==> flow/design.v <==
module s_sat_13_12 #(
    parameter   WIN  = 13,
    parameter   WOUT = 12
)(
    input  signed     [WIN-1:0]  din,
    output reg signed [WOUT-1:0] dout
);
always  @(*) begin
    if ((din[WIN-1] == 1'b1) && (din[WIN-2:WOUT-1] != { {WIN-WOUT}{1'b1} })) begin
        dout = {1'b1,{{WOUT-1}{1'b0}}};
    end
    else if ((din[WIN-1] == 1'b0) && (din[WIN-2:WOUT-1] != { {WIN-WOUT}{1'b0} })) begin
        dout = {1'b0,{{WOUT-1}{1'b1}}};
    end
    else begin
        dout = din[WOUT-1:0];
    end
end
endmodule
module s_sat_22_12 #(
    parameter   WIN  = 22,
    parameter   WOUT = 12
)(
    input  signed     [WIN-1:0]  din,
    output reg signed [WOUT-1:0] dout
);
always  @(*) begin
    if ((din[WIN-1] == 1'b1) && (din[WIN-2:WIN-3] != { 2{1'b1} })) begin
        dout = {1'b1,{{WOUT-1}{1'b0}}};
    end
    else if ((din[WIN-1] == 1'b0) && (din[WIN-2:WIN-3] != { 2{1'b0} })) begin
        dout = {1'b0,{{WOUT-1}{1'b1}}};
    end
    else begin
        dout = din[19:8];
    end
end
endmodule
module butterfly #(
    parameter WD = 12
)(
    input  signed [WD-1:0] din_a_re,
    input  signed [WD-1:0] din_a_im,
    input  signed [WD-1:0] din_b_re,
    input  signed [WD-1:0] din_b_im,
    output signed [WD-1:0] dout_a_re,
    output signed [WD-1:0] dout_a_im,
    output signed [WD-1:0] dout_b_re,
    output signed [WD-1:0] dout_b_im
);
    wire signed [WD:0] add_re, add_im, sub_re, sub_im;
    assign add_re = din_a_re + din_b_re;
    assign add_im = din_a_im + din_b_im;
    assign sub_re = din_a_re - din_b_re;
    assign sub_im = din_a_im - din_b_im;
    s_sat_13_12 sa0 (
        .din(add_re),
        .dout(dout_a_re)
    );
    s_sat_13_12 sa1 (
        .din(add_im),
        .dout(dout_a_im)
    );
    s_sat_13_12 sa2 (
        .din(sub_re),
        .dout(dout_b_re)
    );
    s_sat_13_12 sa3 (
        .din(sub_im),
        .dout(dout_b_im)
    );
endmodule
module tf_multi #(
    parameter WD   = 12,
    parameter WNRD = 9
)(
    input  signed [WD-1:0]   din_re,
    input  signed [WD-1:0]   din_im,
    input  signed [WNRD-1:0] wnr_re,
    input  signed [WNRD-1:0] wnr_im,
    output signed [WD-1:0]   dout_re,
    output signed [WD-1:0]   dout_im
);
    wire signed [WD+WNRD-1:0] m0, m1, m2, m3;
    assign m0 = din_re * wnr_re;
    assign m1 = din_im * wnr_im;
    assign m2 = din_re * wnr_im;
    assign m3 = din_im * wnr_re;
    wire signed [WD+WNRD:0] s0, s1;
    assign s0 = m0 - m1;     
    assign s1 = m2 + m3;     
    s_sat_22_12 sat0
    (
        .din(s0),
        .dout(dout_re)
    );
    s_sat_22_12 sat1
    (
        .din(s1),
        .dout(dout_im)
    );
endmodule
module fft_16 #(
    parameter WD = 12,
    parameter WNRD = 9
)(
    input                  clk,
    input                  rst_n,
    input                  en,
    input  signed [WD-1:0] sin_re,
    input  signed [WD-1:0] sin_im,
    output signed [WD-1:0] sout_re,
    output signed [WD-1:0] sout_im
);
    localparam W16_1_RE = 9'b011101100;
    localparam W16_1_IM = 9'b110011110;
    localparam W16_2_RE = 9'b010110101;
    localparam W16_2_IM = 9'b101001010;
    localparam W16_3_RE = 9'b001100001;
    localparam W16_3_IM = 9'b100010011;
    localparam W16_4_RE = 9'b000000000;
    localparam W16_4_IM = 9'b100000000;
    localparam W16_5_RE = 9'b110011110;
    localparam W16_5_IM = 9'b100010011;
    localparam W16_6_RE = 9'b101001010;
    localparam W16_6_IM = 9'b101001010;
    localparam W16_7_RE = 9'b100010011;
    localparam W16_7_IM = 9'b110011110;
    reg [3:0] count;
    reg  signed [WNRD-1:0] w1_re, w1_im, w2_re, w2_im;
    wire signed [WNRD-1:0] w3_re, w3_im;
    reg  signed [WD-1:0] d1_re [0:7];
    reg  signed [WD-1:0] d1_im [0:7];
    wire signed [WD-1:0] bf1_a_re;
    wire signed [WD-1:0] bf1_a_im;
    wire signed [WD-1:0] bf1_b_re;
    wire signed [WD-1:0] bf1_b_im;
    wire signed [WD-1:0] mux1_a_re;
    wire signed [WD-1:0] mux1_a_im;
    wire signed [WD-1:0] mux1_b_re;
    wire signed [WD-1:0] mux1_b_im;
    wire signed [WD-1:0] tf1_re;
    wire signed [WD-1:0] tf1_im;
    wire signed [WD-1:0] mux1_out_re;
    wire signed [WD-1:0] mux1_out_im;
    reg signed  [WD-1:0] stage1_out_re;
    reg signed  [WD-1:0] stage1_out_im;
    reg  signed [WD-1:0] d2_re [0:3];
    reg  signed [WD-1:0] d2_im [0:3];
    wire signed [WD-1:0] bf2_a_re;
    wire signed [WD-1:0] bf2_a_im;
    wire signed [WD-1:0] bf2_b_re;
    wire signed [WD-1:0] bf2_b_im;
    wire signed [WD-1:0] mux2_a_re;
    wire signed [WD-1:0] mux2_a_im;
    wire signed [WD-1:0] mux2_b_re;
    wire signed [WD-1:0] mux2_b_im;
    wire signed [WD-1:0] tf2_re;
    wire signed [WD-1:0] tf2_im;
    wire signed [WD-1:0] mux2_out_re;
    wire signed [WD-1:0] mux2_out_im;
    reg signed  [WD-1:0] stage2_out_re;
    reg signed  [WD-1:0] stage2_out_im;
    reg  signed [WD-1:0] d3_re [0:1];
    reg  signed [WD-1:0] d3_im [0:1];
    wire signed [WD-1:0] bf3_a_re;
    wire signed [WD-1:0] bf3_a_im;
    wire signed [WD-1:0] bf3_b_re;
    wire signed [WD-1:0] bf3_b_im;
    wire signed [WD-1:0] mux3_a_re;
    wire signed [WD-1:0] mux3_a_im;
    wire signed [WD-1:0] mux3_b_re;
    wire signed [WD-1:0] mux3_b_im;
    wire signed [WD-1:0] tf3_re;
    wire signed [WD-1:0] tf3_im;
    wire signed [WD-1:0] mux3_out_re;
    wire signed [WD-1:0] mux3_out_im;
    reg signed  [WD-1:0] stage3_out_re;
    reg signed  [WD-1:0] stage3_out_im;
    reg  signed [WD-1:0] d4_re;
    reg  signed [WD-1:0] d4_im;
    wire signed [WD-1:0] bf4_a_re;
    wire signed [WD-1:0] bf4_a_im;
    wire signed [WD-1:0] bf4_b_re;
    wire signed [WD-1:0] bf4_b_im;
    wire signed [WD-1:0] mux4_a_re;
    wire signed [WD-1:0] mux4_a_im;
    wire signed [WD-1:0] mux4_b_re;
    wire signed [WD-1:0] mux4_b_im;
    reg signed  [WD-1:0] stage4_out_re;
    reg signed  [WD-1:0] stage4_out_im;
    always @(posedge clk) begin
        if (!rst_n)
            count <= 4'd0;
        else if (en)
            count <= count + 1'b1;
        else
            count <= 4'd0;
    end
    assign mux1_a_re = (count[3])? bf1_a_re : d1_re[7];
    assign mux1_a_im = (count[3])? bf1_a_im : d1_im[7];
    assign mux1_b_re = (count[3])? bf1_b_re : sin_re;
    assign mux1_b_im = (count[3])? bf1_b_im : sin_im;
    assign mux1_out_re = ((count > 4'd0) & (count < 4'd8))? tf1_re : mux1_a_re;      
    assign mux1_out_im = ((count > 4'd0) & (count < 4'd8))? tf1_im : mux1_a_im;
    always @(*) begin
        w1_re <= W16_1_RE;
        w1_im <= W16_1_IM;
        case(count)
            4'd2: begin
                w1_re <= W16_2_RE;
                w1_im <= W16_2_IM;
            end
            4'd3: begin
                w1_re <= W16_3_RE;
                w1_im <= W16_3_IM;
            end
            4'd4: begin
                w1_re <= W16_4_RE;
                w1_im <= W16_4_IM;
            end
            4'd5: begin
                w1_re <= W16_5_RE;
                w1_im <= W16_5_IM;
            end
            4'd6: begin
                w1_re <= W16_6_RE;
                w1_im <= W16_6_IM;
            end
            4'd7: begin
                w1_re <= W16_7_RE;
                w1_im <= W16_7_IM;
            end
            default: begin
                w1_re <= W16_1_RE;
                w1_im <= W16_1_IM;
            end
        endcase
    end
    assign mux2_a_re = ((count == 0) | (count > 12) | (count > 4 & count < 9))? bf2_a_re : d2_re[3];
    assign mux2_a_im = ((count == 0) | (count > 12) | (count > 4 & count < 9))? bf2_a_im : d2_im[3];
    assign mux2_b_re = ((count == 0) | (count > 12) | (count > 4 & count < 9))? bf2_b_re : stage1_out_re;
    assign mux2_b_im = ((count == 0) | (count > 12) | (count > 4 & count < 9))? bf2_b_im : stage1_out_im;
    assign mux2_out_re = ((count > 1 & count < 5) | (count > 9 & count < 13))? tf2_re : mux2_a_re;
    assign mux2_out_im = ((count > 1 & count < 5) | (count > 9 & count < 13))? tf2_im : mux2_a_im;
    always @(*) begin
        w2_re <= W16_2_RE;
        w2_im <= W16_2_IM;
        case(count)
            4'd3: begin
                w2_re <= W16_4_RE;
                w2_im <= W16_4_IM;
            end
            4'd4: begin
                w2_re <= W16_6_RE;
                w2_im <= W16_6_IM;
            end
            4'd11: begin
                w2_re <= W16_4_RE;
                w2_im <= W16_4_IM;
            end
            4'd12: begin
                w2_re <= W16_6_RE;
                w2_im <= W16_6_IM;
            end
            default: begin
                w2_re <= W16_2_RE;
                w2_im <= W16_2_IM;
            end
        endcase
    end
    assign mux3_a_re = (~count[1])?
                        bf3_a_re : d3_re[1];
    assign mux3_a_im = (~count[1])?
                        bf3_a_im : d3_im[1];
    assign mux3_b_re = (~count[1])?
                        bf3_b_re : stage2_out_re;
    assign mux3_b_im = (~count[1])?
                        bf3_b_im : stage2_out_im;
    assign mux3_out_re = ((count==3) | (count==7) | (count==11) | (count==15))? tf3_re : mux3_a_re;
    assign mux3_out_im = ((count==3) | (count==7) | (count==11) | (count==15))? tf3_im : mux3_a_im;
    assign w3_re = W16_4_RE;
    assign w3_im = W16_4_IM;
    assign mux4_a_re = (~count[0])? bf4_a_re : d4_re;
    assign mux4_a_im = (~count[0])? bf4_a_im : d4_im;
    assign mux4_b_re = (~count[0])? bf4_b_re : stage3_out_re;
    assign mux4_b_im = (~count[0])? bf4_b_im : stage3_out_im;
    always @(posedge clk) begin
        if (!rst_n) begin
            d1_re[0] <= 12'd0;
            d1_im[0] <= 12'd0;
            d1_re[1] <= 12'd0;
            d1_im[1] <= 12'd0;
            d1_re[2] <= 12'd0;
            d1_im[2] <= 12'd0;
            d1_re[3] <= 12'd0;
            d1_im[3] <= 12'd0;
            d1_re[4] <= 12'd0;
            d1_im[4] <= 12'd0;
            d1_re[5] <= 12'd0;
            d1_im[5] <= 12'd0;
            d1_re[6] <= 12'd0;
            d1_im[6] <= 12'd0;
            d1_re[7] <= 12'd0;
            d1_im[7] <= 12'd0;
        end
        else begin
            d1_re[0] <= mux1_b_re;
            d1_im[0] <= mux1_b_im;
            d1_re[1] <= d1_re[0];
            d1_im[1] <= d1_im[0];
            d1_re[2] <= d1_re[1];
            d1_im[2] <= d1_im[1];
            d1_re[3] <= d1_re[2];
            d1_im[3] <= d1_im[2];
            d1_re[4] <= d1_re[3];
            d1_im[4] <= d1_im[3];
            d1_re[5] <= d1_re[4];
            d1_im[5] <= d1_im[4];
            d1_re[6] <= d1_re[5];
            d1_im[6] <= d1_im[5];
            d1_re[7] <= d1_re[6];
            d1_im[7] <= d1_im[6];
        end
    end
    butterfly bf1
    (
    .din_a_re   (d1_re[7]),
    .din_a_im   (d1_im[7]),
    .din_b_re   (sin_re),
    .din_b_im   (sin_im),
    .dout_a_re  (bf1_a_re),
    .dout_a_im  (bf1_a_im),
    .dout_b_re  (bf1_b_re),
    .dout_b_im  (bf1_b_im)
    );
    tf_multi tf1
    (
    .din_re     (mux1_a_re),
    .din_im     (mux1_a_im),
    .wnr_re     (w1_re),
    .wnr_im     (w1_im),
    .dout_re    (tf1_re),
    .dout_im    (tf1_im)
    );
    always @(posedge clk) begin
        if (!rst_n) begin
            stage1_out_re <= 12'd0;
            stage1_out_im <= 12'd0;
        end
        else begin
            stage1_out_re <= mux1_out_re;
            stage1_out_im <= mux1_out_im;
        end
    end
    always @(posedge clk) begin
        if (!rst_n) begin
            d2_re[0] <= 12'd0;
            d2_im[0] <= 12'd0;
            d2_re[1] <= 12'd0;
            d2_im[1] <= 12'd0;
            d2_re[2] <= 12'd0;
            d2_im[2] <= 12'd0;
            d2_re[3] <= 12'd0;
            d2_im[3] <= 12'd0;
        end
        else begin
            d2_re[0] <= mux2_b_re;
            d2_im[0] <= mux2_b_im;
            d2_re[1] <= d2_re[0];
            d2_im[1] <= d2_im[0];
            d2_re[2] <= d2_re[1];
            d2_im[2] <= d2_im[1];
            d2_re[3] <= d2_re[2];
            d2_im[3] <= d2_im[2];
        end
    end
    butterfly bf2
    (
    .din_a_re   (d2_re[3]),
    .din_a_im   (d2_im[3]),
    .din_b_re   (stage1_out_re),
    .din_b_im   (stage1_out_im),
    .dout_a_re  (bf2_a_re),
    .dout_a_im  (bf2_a_im),
    .dout_b_re  (bf2_b_re),
    .dout_b_im  (bf2_b_im)
    );
    tf_multi tf2
    (
    .din_re     (mux2_a_re),
    .din_im     (mux2_a_im),
    .wnr_re     (w2_re),
    .wnr_im     (w2_im),
    .dout_re    (tf2_re),
    .dout_im    (tf2_im)
    );
    always @(posedge clk) begin
        if (!rst_n) begin
            stage2_out_re <= 12'd0;
            stage2_out_im <= 12'd0;
        end
        else begin
            stage2_out_re <= mux2_out_re;
            stage2_out_im <= mux2_out_im;
        end
    end
    always @(posedge clk) begin
        if (!rst_n) begin
            d3_re[0] <= 12'd0;
            d3_im[0] <= 12'd0;
            d3_re[1] <= 12'd0;
            d3_im[1] <= 12'd0;
        end
        else begin
            d3_re[0] <= mux3_b_re;
            d3_im[0] <= mux3_b_im;
            d3_re[1] <= d3_re[0];
            d3_im[1] <= d3_im[0];
        end
    end
    butterfly bf3
    (
    .din_a_re   (d3_re[1]),
    .din_a_im   (d3_im[1]),
    .din_b_re   (stage2_out_re),
    .din_b_im   (stage2_out_im),
    .dout_a_re  (bf3_a_re),
    .dout_a_im  (bf3_a_im),
    .dout_b_re  (bf3_b_re),
    .dout_b_im  (bf3_b_im)
    );
    tf_multi tf3
    (
    .din_re     (mux3_a_re),
    .din_im     (mux3_a_im),
    .wnr_re     (w3_re),
    .wnr_im     (w3_im),
    .dout_re    (tf3_re),
    .dout_im    (tf3_im)
    );
    always @(posedge clk) begin
        if (!rst_n) begin
            stage3_out_re <= 12'd0;
            stage3_out_im <= 12'd0;
        end
        else begin
            stage3_out_re <= mux3_out_re;
            stage3_out_im <= mux3_out_im;
        end
    end
    always @(posedge clk) begin
        if (!rst_n) begin
            d4_re <= 12'd0;
            d4_im <= 12'd0;
        end
        else begin
            d4_re <= mux4_b_re;
            d4_im <= mux4_b_im;
        end
    end
    butterfly bf4
    (
    .din_a_re   (d4_re),
    .din_a_im   (d4_im),
    .din_b_re   (stage3_out_re),
    .din_b_im   (stage3_out_im),
    .dout_a_re  (bf4_a_re),
    .dout_a_im  (bf4_a_im),
    .dout_b_re  (bf4_b_re),
    .dout_b_im  (bf4_b_im)
    );
    always @(posedge clk) begin
        if (!rst_n) begin
            stage4_out_re <= 12'd0;
            stage4_out_im <= 12'd0;
        end
        else begin
            stage4_out_re <= mux4_a_re;
            stage4_out_im <= mux4_a_im;
        end
    end
    assign sout_re = stage4_out_re;
    assign sout_im = stage4_out_im;
endmodule
### From RTL to reports: fft_16

The steps from the RTL of fft_16 to its reports follow in flow order.
Line numbers count from 1 in the design file above.
The mark -- stands for no value.

| design | value |
|---|---|
| design top | fft_16 |
| clock | clk |
| library | sky130hd |
| library corner | tt_025C_1v80 |

### Elaborated design

Counts by Yosys on the flattened word-level netlist (proc, flatten, opt, wreduce). Print and check cells are left out. Cells with the same type and inputs are merged into one.

| storage and ports | value |
|---|---|
| flip-flop bits (word level) | 460 |
| input port bits | 27 |
| output and inout port bits | 24 |
| cells after elaboration | 269 |

| cells by class | value |
|---|---|
| add/sub/neg operators | 24 |
| multiply operators | 8 |
| magnitude comparators | 9 |
| equality and inequality tests | 15 |
| mux-type cells | 70 |
| bitwise logic cells | 48 |
| reduce/logical cells | 56 |

Operators by type and width:

| operator | number |
|---|---|
| 12-bit by 9-bit multiplier with 21-bit output | 8 |
| 12-bit two-way mux | 66 |
| 12-bit by 12-bit adder with 13-bit output | 8 |
| 12-bit by 12-bit subtractor with 13-bit output | 8 |
| 9-bit parallel mux with 6-bit select | 1 |
| 1-bit logical AND | 44 |
| 21-bit by 21-bit adder with 22-bit output | 2 |
| 21-bit by 21-bit subtractor with 22-bit output | 2 |
| 1-bit inverter | 38 |
| 12-bit negation with 13-bit output | 2 |
| 8-bit parallel mux with 3-bit select | 1 |
| 1-bit by 21-bit subtractor with 22-bit output with constant A | 1 |
| 9-bit parallel mux with 2-bit select | 1 |
| 4-bit by 3-bit equality test with 1-bit output with constant B | 4 |
| 2-bit inequality test with constant B | 6 |
| 2-bit nonzero test | 6 |
| 4-bit less-than comparator with constant B | 3 |
| 4-bit equality test with constant B | 3 |
| 2-bit OR reduction | 4 |
| 4-bit by 1-bit greater-than comparator with 1-bit output with constant B | 2 |
| 4-bit by 2-bit equality test with 1-bit output with constant B | 2 |
| 4-bit greater-than comparator with constant B | 2 |
| 7-bit two-way mux | 1 |
| 1-bit bitwise OR | 6 |
| 1-bit bitwise AND | 4 |
| 4-bit by 1-bit adder with 4-bit output with constant B | 1 |
| 4-bit by 3-bit greater-than comparator with 1-bit output with constant B | 1 |
| 4-bit by 3-bit less-than comparator with 1-bit output with constant B | 1 |

Other operator kinds: 2; their cells: 2.

### Depth

Depth = most cells in a row (Yosys ltp): at word level without a register or memory, in the mapped netlist without a sequential cell, where the memories' decode and read muxes count.

| depth | value |
|---|---|
| depth after elaboration | 13 |
| ABC_AREA | 1 |
| depth in mapped cells | 52 |
| gate-level depth less buffers | 50 |

### Mapped cells and area

Source: synth_stat.txt of the flow (Yosys; design flattened, memories mapped). It holds for the ABC_AREA given above (unset counts as 0); a run with the other value may have another netlist.

Cells by type:

| cell | number | area in all (sq um) |
|---|---|---|
| sky130_fd_sc_hd__fa_1 | 718 | 1.44E+04 |
| sky130_fd_sc_hd__dfxtp_1 | 460 | 9.21E+03 |
| sky130_fd_sc_hd__ha_1 | 575 | 7194.4 |
| sky130_fd_sc_hd__inv_1 | 1631 | 6.12E+03 |
| sky130_fd_sc_hd__nand2_1 | 1513 | 5.68E+03 |
| sky130_fd_sc_hd__a21oi_1 | 366 | 1.83E+03 |
| sky130_fd_sc_hd__nor2_1 | 485 | 1.82E+03 |
| sky130_fd_sc_hd__xor2_1 | 165 | 1.45E+03 |
| sky130_fd_sc_hd__o21ai_0 | 201 | 1.01E+03 |
| sky130_fd_sc_hd__nand3_1 | 121 | 605.581 |
| sky130_fd_sc_hd__clkbuf_1 | 142 | 533.011 |
| sky130_fd_sc_hd__xnor2_1 | 57 | 499.229 |
| sky130_fd_sc_hd__o21bai_1 | 27 | 202.694 |
| sky130_fd_sc_hd__nand4_1 | 31 | 193.936 |
| sky130_fd_sc_hd__nor3_1 | 29 | 145.139 |
| sky130_fd_sc_hd__a21o_1 | 17 | 127.622 |
| sky130_fd_sc_hd__o211ai_1 | 14 | 105.101 |
| sky130_fd_sc_hd__o21a_1 | 14 | 105.101 |

Not listed: further types 38, cells in them 207.

| mapped netlist | value |
|---|---|
| mapped cells | 6773 |
| mapped area | 0.0525992 sq mm |
| area of sequential cells | 0.0092088 sq mm |
| flip-flops | 460 |
| buffer cells | 173 |

### Timing after synthesis

OpenSTA on the mapped netlist: ideal clock, no wires. The path of least setup slack (recovery checks aside). Input and output delay are each 20% of the period. Register names are those of the netlist, which keeps one name where synthesis merged equal registers.

| timing post-synthesis | value |
|---|---|
| path kind | input to register |
| from | input sin_im[0] |
| to | register stage1_out_im[1] |
| period | 11.0 ns |
| input delay | 2.200 ns |
| setup time | 0.132 ns |
| launch time at the first pin | 2.200 ns |
| arrival time | 9.567 ns |
| required time | 10.868 ns |
| slack | 1.300 ns |
| path delay | 7.499 ns |
| stages | 43 |
| path buffers | 1 |
| period reached after synthesis | 9.7 ns |

"path delay" is the arrival time less input delay plus setup time.
"stages" counts driving pins, that of a launching flip-flop among them; a cell with two outputs on the path counts twice.
"period reached after synthesis" = period - worst setup slack (recovery checks aside). The figure is calculated, with input and output delays left at 20% of the set period.
Between the ends stands the longest chain of elaborated cells between them, by number of cells; it is not shown to be the way that was timed. Of several equally long chains one is given.
A line is the first line of the expression or statement that the cell stems from. Yosys adds cells for indexed reads and writes and turns some case tables into memories.

| between the ends, post-synthesis | value |
|---|---|
| cells stage by stage | sky130_fd_sc_hd__ha_1 -> sky130_fd_sc_hd__inv_1 -> sky130_fd_sc_hd__fa_1 -> sky130_fd_sc_hd__nor2_1 -> sky130_fd_sc_hd__nand2_1 -> sky130_fd_sc_hd__nand2_1 -> sky130_fd_sc_hd__nand2_1 -> sky130_fd_sc_hd__nand3_1 -> sky130_fd_sc_hd__nand2_1 -> sky130_fd_sc_hd__nand2_1 -> sky130_fd_sc_hd__inv_1 -> sky130_fd_sc_hd__nand2_1 -> sky130_fd_sc_hd__inv_1 -> sky130_fd_sc_hd__nor2_1 -> sky130_fd_sc_hd__nand2_1 -> sky130_fd_sc_hd__o21ai_1 -> sky130_fd_sc_hd__clkinv_1 -> sky130_fd_sc_hd__nor2_1 -> [... 7 more ...] -> sky130_fd_sc_hd__fa_1 -> sky130_fd_sc_hd__fa_1 -> sky130_fd_sc_hd__fa_1 -> sky130_fd_sc_hd__ha_1 -> sky130_fd_sc_hd__ha_1 -> sky130_fd_sc_hd__nand2_1 -> sky130_fd_sc_hd__nor2_1 -> sky130_fd_sc_hd__inv_1 -> sky130_fd_sc_hd__nor3_1 -> sky130_fd_sc_hd__nand2_1 -> sky130_fd_sc_hd__o21ai_0 -> sky130_fd_sc_hd__xor2_1 -> sky130_fd_sc_hd__nand3_1 -> sky130_fd_sc_hd__nand2_1 -> sky130_fd_sc_hd__buf_2 -> sky130_fd_sc_hd__nand2_1 -> sky130_fd_sc_hd__nand2_1 -> sky130_fd_sc_hd__a21oi_1 |
| cells in the longest elaborated chain | 13 |
| elaborated cells on any way between the ends | 18 |
| RTL lines with such cells | 9 |
| those cells by class | add/sub: 2; mul: 1; eq/ne: 1; mux: 6; logic: 3; reduce/logical: 5 |

Ends and longest elaborated chain, post-synthesis:

| element | RTL line | text |
|---|---|---|
| start, declared | 111 | `input  signed [WD-1:0] sin_im,` |
| 12-bit by 12-bit adder with 13-bit output | 53 | `assign add_im = din_a_im + din_b_im;` |
| 1-bit inverter | 12 | `else if ((din[WIN-1] == 1'b0) && (din[WIN-2:WOUT-1] != { {WIN-WOUT}{1'b0} })) begin` |
| 1-bit logical AND | 12 |  |
| 12-bit two-way mux | 12 |  |
| 12-bit two-way mux | 9 | `if ((din[WIN-1] == 1'b1) && (din[WIN-2:WOUT-1] != { {WIN-WOUT}{1'b1} })) begin` |
| 12-bit two-way mux | 201 | `assign mux1_a_im = (count[3])? bf1_a_im : d1_im[7];` |
| 12-bit by 9-bit multiplier with 21-bit output | 88 | `assign m3 = din_im * wnr_re;` |
| 21-bit by 21-bit adder with 22-bit output | 91 | `assign s1 = m2 + m3;` |
| 1-bit inverter | 31 | `else if ((din[WIN-1] == 1'b0) && (din[WIN-2:WIN-3] != { 2{1'b0} })) begin` |
| 1-bit logical AND | 31 |  |
| 12-bit two-way mux | 31 |  |
| 12-bit two-way mux | 28 | `if ((din[WIN-1] == 1'b1) && (din[WIN-2:WIN-3] != { 2{1'b1} })) begin` |
| 12-bit two-way mux | 205 | `assign mux1_out_im = ((count > 4'd0) & (count < 4'd8))? tf1_im : mux1_a_im;` |
| end, assigned | 349 | `stage1_out_im <= 12'd0;` |
| end, assigned | 353 | `stage1_out_im <= mux1_out_im;` |
| end, declared | 147 | `reg signed  [WD-1:0] stage1_out_im;` |

### Timing after layout

From the final timing report of run A: the path of least setup slack in the routed layout; clock arrival at registers is part of the times.

| timing post-layout | value |
|---|---|
| path kind | input to register |
| from | input sin_re[0] |
| to | register stage1_out_im[8] |
| period | 11.0 ns |
| input delay | 2.20 ns |
| setup time | 0.09 ns |
| launch time at the first pin | 2.20 ns |
| arrival time | 10.91 ns |
| required time | 11.51 ns |
| slack | 0.60 ns |
| stages | 36 |
| path buffers | 1 |

Between the ends stands the longest chain of elaborated cells between them, by number of cells; it is not shown to be the way that was timed. Of several equally long chains one is given.

| between the ends, post-layout | value |
|---|---|
| cells stage by stage | sky130_fd_sc_hd__clkdlybuf4s50_1 -> sky130_fd_sc_hd__ha_1 -> sky130_fd_sc_hd__fa_1 -> sky130_fd_sc_hd__nand3_1 -> sky130_fd_sc_hd__nand2_1 -> sky130_fd_sc_hd__nand2_1 -> sky130_fd_sc_hd__nand4_1 -> sky130_fd_sc_hd__nand2_1 -> sky130_fd_sc_hd__nor2_2 -> sky130_fd_sc_hd__nor2_2 -> sky130_fd_sc_hd__o21ai_0 -> sky130_fd_sc_hd__o21ai_1 -> sky130_fd_sc_hd__nor2_1 -> sky130_fd_sc_hd__fa_1 -> sky130_fd_sc_hd__fa_1 -> sky130_fd_sc_hd__inv_1 -> sky130_fd_sc_hd__fa_1 -> sky130_fd_sc_hd__fa_1 -> sky130_fd_sc_hd__inv_1 -> sky130_fd_sc_hd__fa_1 -> sky130_fd_sc_hd__fa_1 -> sky130_fd_sc_hd__inv_1 -> sky130_fd_sc_hd__fa_1 -> sky130_fd_sc_hd__inv_1 -> sky130_fd_sc_hd__ha_1 -> sky130_fd_sc_hd__nand2_1 -> sky130_fd_sc_hd__o21ai_0 -> sky130_fd_sc_hd__nand2_1 -> sky130_fd_sc_hd__o211ai_1 -> sky130_fd_sc_hd__a21oi_1 -> sky130_fd_sc_hd__o21bai_1 -> sky130_fd_sc_hd__xor2_1 -> sky130_fd_sc_hd__nand2_1 -> sky130_fd_sc_hd__nand2_1 -> sky130_fd_sc_hd__nand2_1 -> sky130_fd_sc_hd__a21oi_1 |
| cells in the longest elaborated chain | 13 |
| elaborated cells on any way between the ends | 18 |
| RTL lines with such cells | 9 |
| those cells by class | add/sub: 2; mul: 1; eq/ne: 1; mux: 6; logic: 3; reduce/logical: 5 |

Ends and longest elaborated chain, post-layout:

| element | RTL line | text |
|---|---|---|
| start, declared | 110 | `input  signed [WD-1:0] sin_re,` |
| 12-bit by 12-bit adder with 13-bit output | 52 | `assign add_re = din_a_re + din_b_re;` |
| 1-bit inverter | 12 | `else if ((din[WIN-1] == 1'b0) && (din[WIN-2:WOUT-1] != { {WIN-WOUT}{1'b0} })) begin` |
| 1-bit logical AND | 12 |  |
| 12-bit two-way mux | 12 |  |
| 12-bit two-way mux | 9 | `if ((din[WIN-1] == 1'b1) && (din[WIN-2:WOUT-1] != { {WIN-WOUT}{1'b1} })) begin` |
| 12-bit two-way mux | 200 | `assign mux1_a_re = (count[3])? bf1_a_re : d1_re[7];` |
| 12-bit by 9-bit multiplier with 21-bit output | 87 | `assign m2 = din_re * wnr_im;` |
| 21-bit by 21-bit adder with 22-bit output | 91 | `assign s1 = m2 + m3;` |
| 1-bit inverter | 31 | `else if ((din[WIN-1] == 1'b0) && (din[WIN-2:WIN-3] != { 2{1'b0} })) begin` |
| 1-bit logical AND | 31 |  |
| 12-bit two-way mux | 31 |  |
| 12-bit two-way mux | 28 | `if ((din[WIN-1] == 1'b1) && (din[WIN-2:WIN-3] != { 2{1'b1} })) begin` |
| 12-bit two-way mux | 205 | `assign mux1_out_im = ((count > 4'd0) & (count < 4'd8))? tf1_im : mux1_a_im;` |
| end, assigned | 349 | `stage1_out_im <= 12'd0;` |
| end, assigned | 353 | `stage1_out_im <= mux1_out_im;` |
| end, declared | 147 | `reg signed  [WD-1:0] stage1_out_im;` |

Ticket comment

4 stored runs of fft_16 in the flow (synthesis by Yosys, layout by OpenROAD, sky130hd cells), in arbitrary order. Constraints: input delay and output delay 20% of the set period each, output load 0.01 pF.
"critical setup path time": the worst setup path's part of the clock period (all of it between registers, 20% less for each end at a port) less its slack. A launch clock that arrives late makes it longer, a capture clock that arrives late makes it shorter.

#### Run A

| setting | value |
|---|---|
| ABC_AREA | `1` |
| CORE_ASPECT_RATIO | `1.14` |
| CTS_CLUSTER_DIAMETER | `373` |
| MAX_ROUTING_LAYER | `met5` |
| period_ns | `11.0` |
| CAP_MARGIN | `20` |
| CORE_MARGIN | `2` |
| CORE_UTILIZATION | `40` |
| SLEW_MARGIN | `20` |

| result | value |
|---|---|
| worst hold slack in the final report | 0.389 ns |
| critical setup path time | 8.20 ns |
| worst setup path kind | input to register |
| setup slack of the critical path | 0.601 ns |
| chip area after synthesis (Yosys) | 0.0525992 sq mm |
| die footprint | 0.134421 sq mm |
| post-layout utilization | 0.437 |
| final setup TNS | 0.000 ns |

#### Run B

| setting | value |
|---|---|
| ABC_AREA | `1` |
| CELL_PAD_IN_SITES_DETAIL_PLACEMENT | `1` |
| CORE_ASPECT_RATIO | `1.14` |
| CORE_MARGIN | `4` |
| CTS_CLUSTER_DIAMETER | `373` |
| MAX_ROUTING_LAYER | `met5` |
| period_ns | `11.2` |
| CAP_MARGIN | `20` |
| CORE_UTILIZATION | `40` |
| SLEW_MARGIN | `20` |

| result | value |
|---|---|
| worst hold slack in the final report | 0.377 ns |
| critical setup path time | 8.42 ns |
| worst setup path kind | input to register |
| setup slack of the critical path | 0.544 ns |
| chip area after synthesis (Yosys) | 0.0525992 sq mm |
| die footprint | 0.137376 sq mm |
| post-layout utilization | 0.439 |
| final setup TNS | 0.000 ns |

#### Run C

| setting | value |
|---|---|
| SETUP_SLACK_MARGIN | `-0.84` |
| period_ns | `10.7` |
| CAP_MARGIN | `20` |
| CORE_MARGIN | `2` |
| CORE_UTILIZATION | `40` |
| SLEW_MARGIN | `20` |

| result | value |
|---|---|
| worst hold slack in the final report | 0.423 ns |
| critical setup path time | 8.92 ns |
| worst setup path kind | input to register |
| setup slack of the critical path | -0.361 ns |
| chip area after synthesis (Yosys) | 0.0518297 sq mm |
| die footprint | 0.132471 sq mm |
| post-layout utilization | 0.455 |
| final setup TNS | -7.098 ns |

#### Run D

| setting | value |
|---|---|
| ABC_AREA | `1` |
| CAP_MARGIN | `40` |
| CELL_PAD_IN_SITES_DETAIL_PLACEMENT | `2` |
| CELL_PAD_IN_SITES_GLOBAL_PLACEMENT | `2` |
| CORE_ASPECT_RATIO | `1.14` |
| CORE_MARGIN | `9` |
| CORE_UTILIZATION | `42` |
| CTS_CLUSTER_DIAMETER | `75` |
| GPL_ROUTABILITY_DRIVEN | `0` |
| MAX_ROUTING_LAYER | `met5` |
| SETUP_SLACK_MARGIN | `1.1` |
| period_ns | `11.2` |
| SLEW_MARGIN | `20` |

| result | value |
|---|---|
| worst hold slack in the final report | 0.364 ns |
| critical setup path time | 7.64 ns |
| worst setup path kind | input to register |
| setup slack of the critical path | 1.323 ns |
| chip area after synthesis (Yosys) | 0.0525992 sq mm |
| die footprint | 0.138326 sq mm |
| post-layout utilization | 0.473 |
| final setup TNS | 0.000 ns |
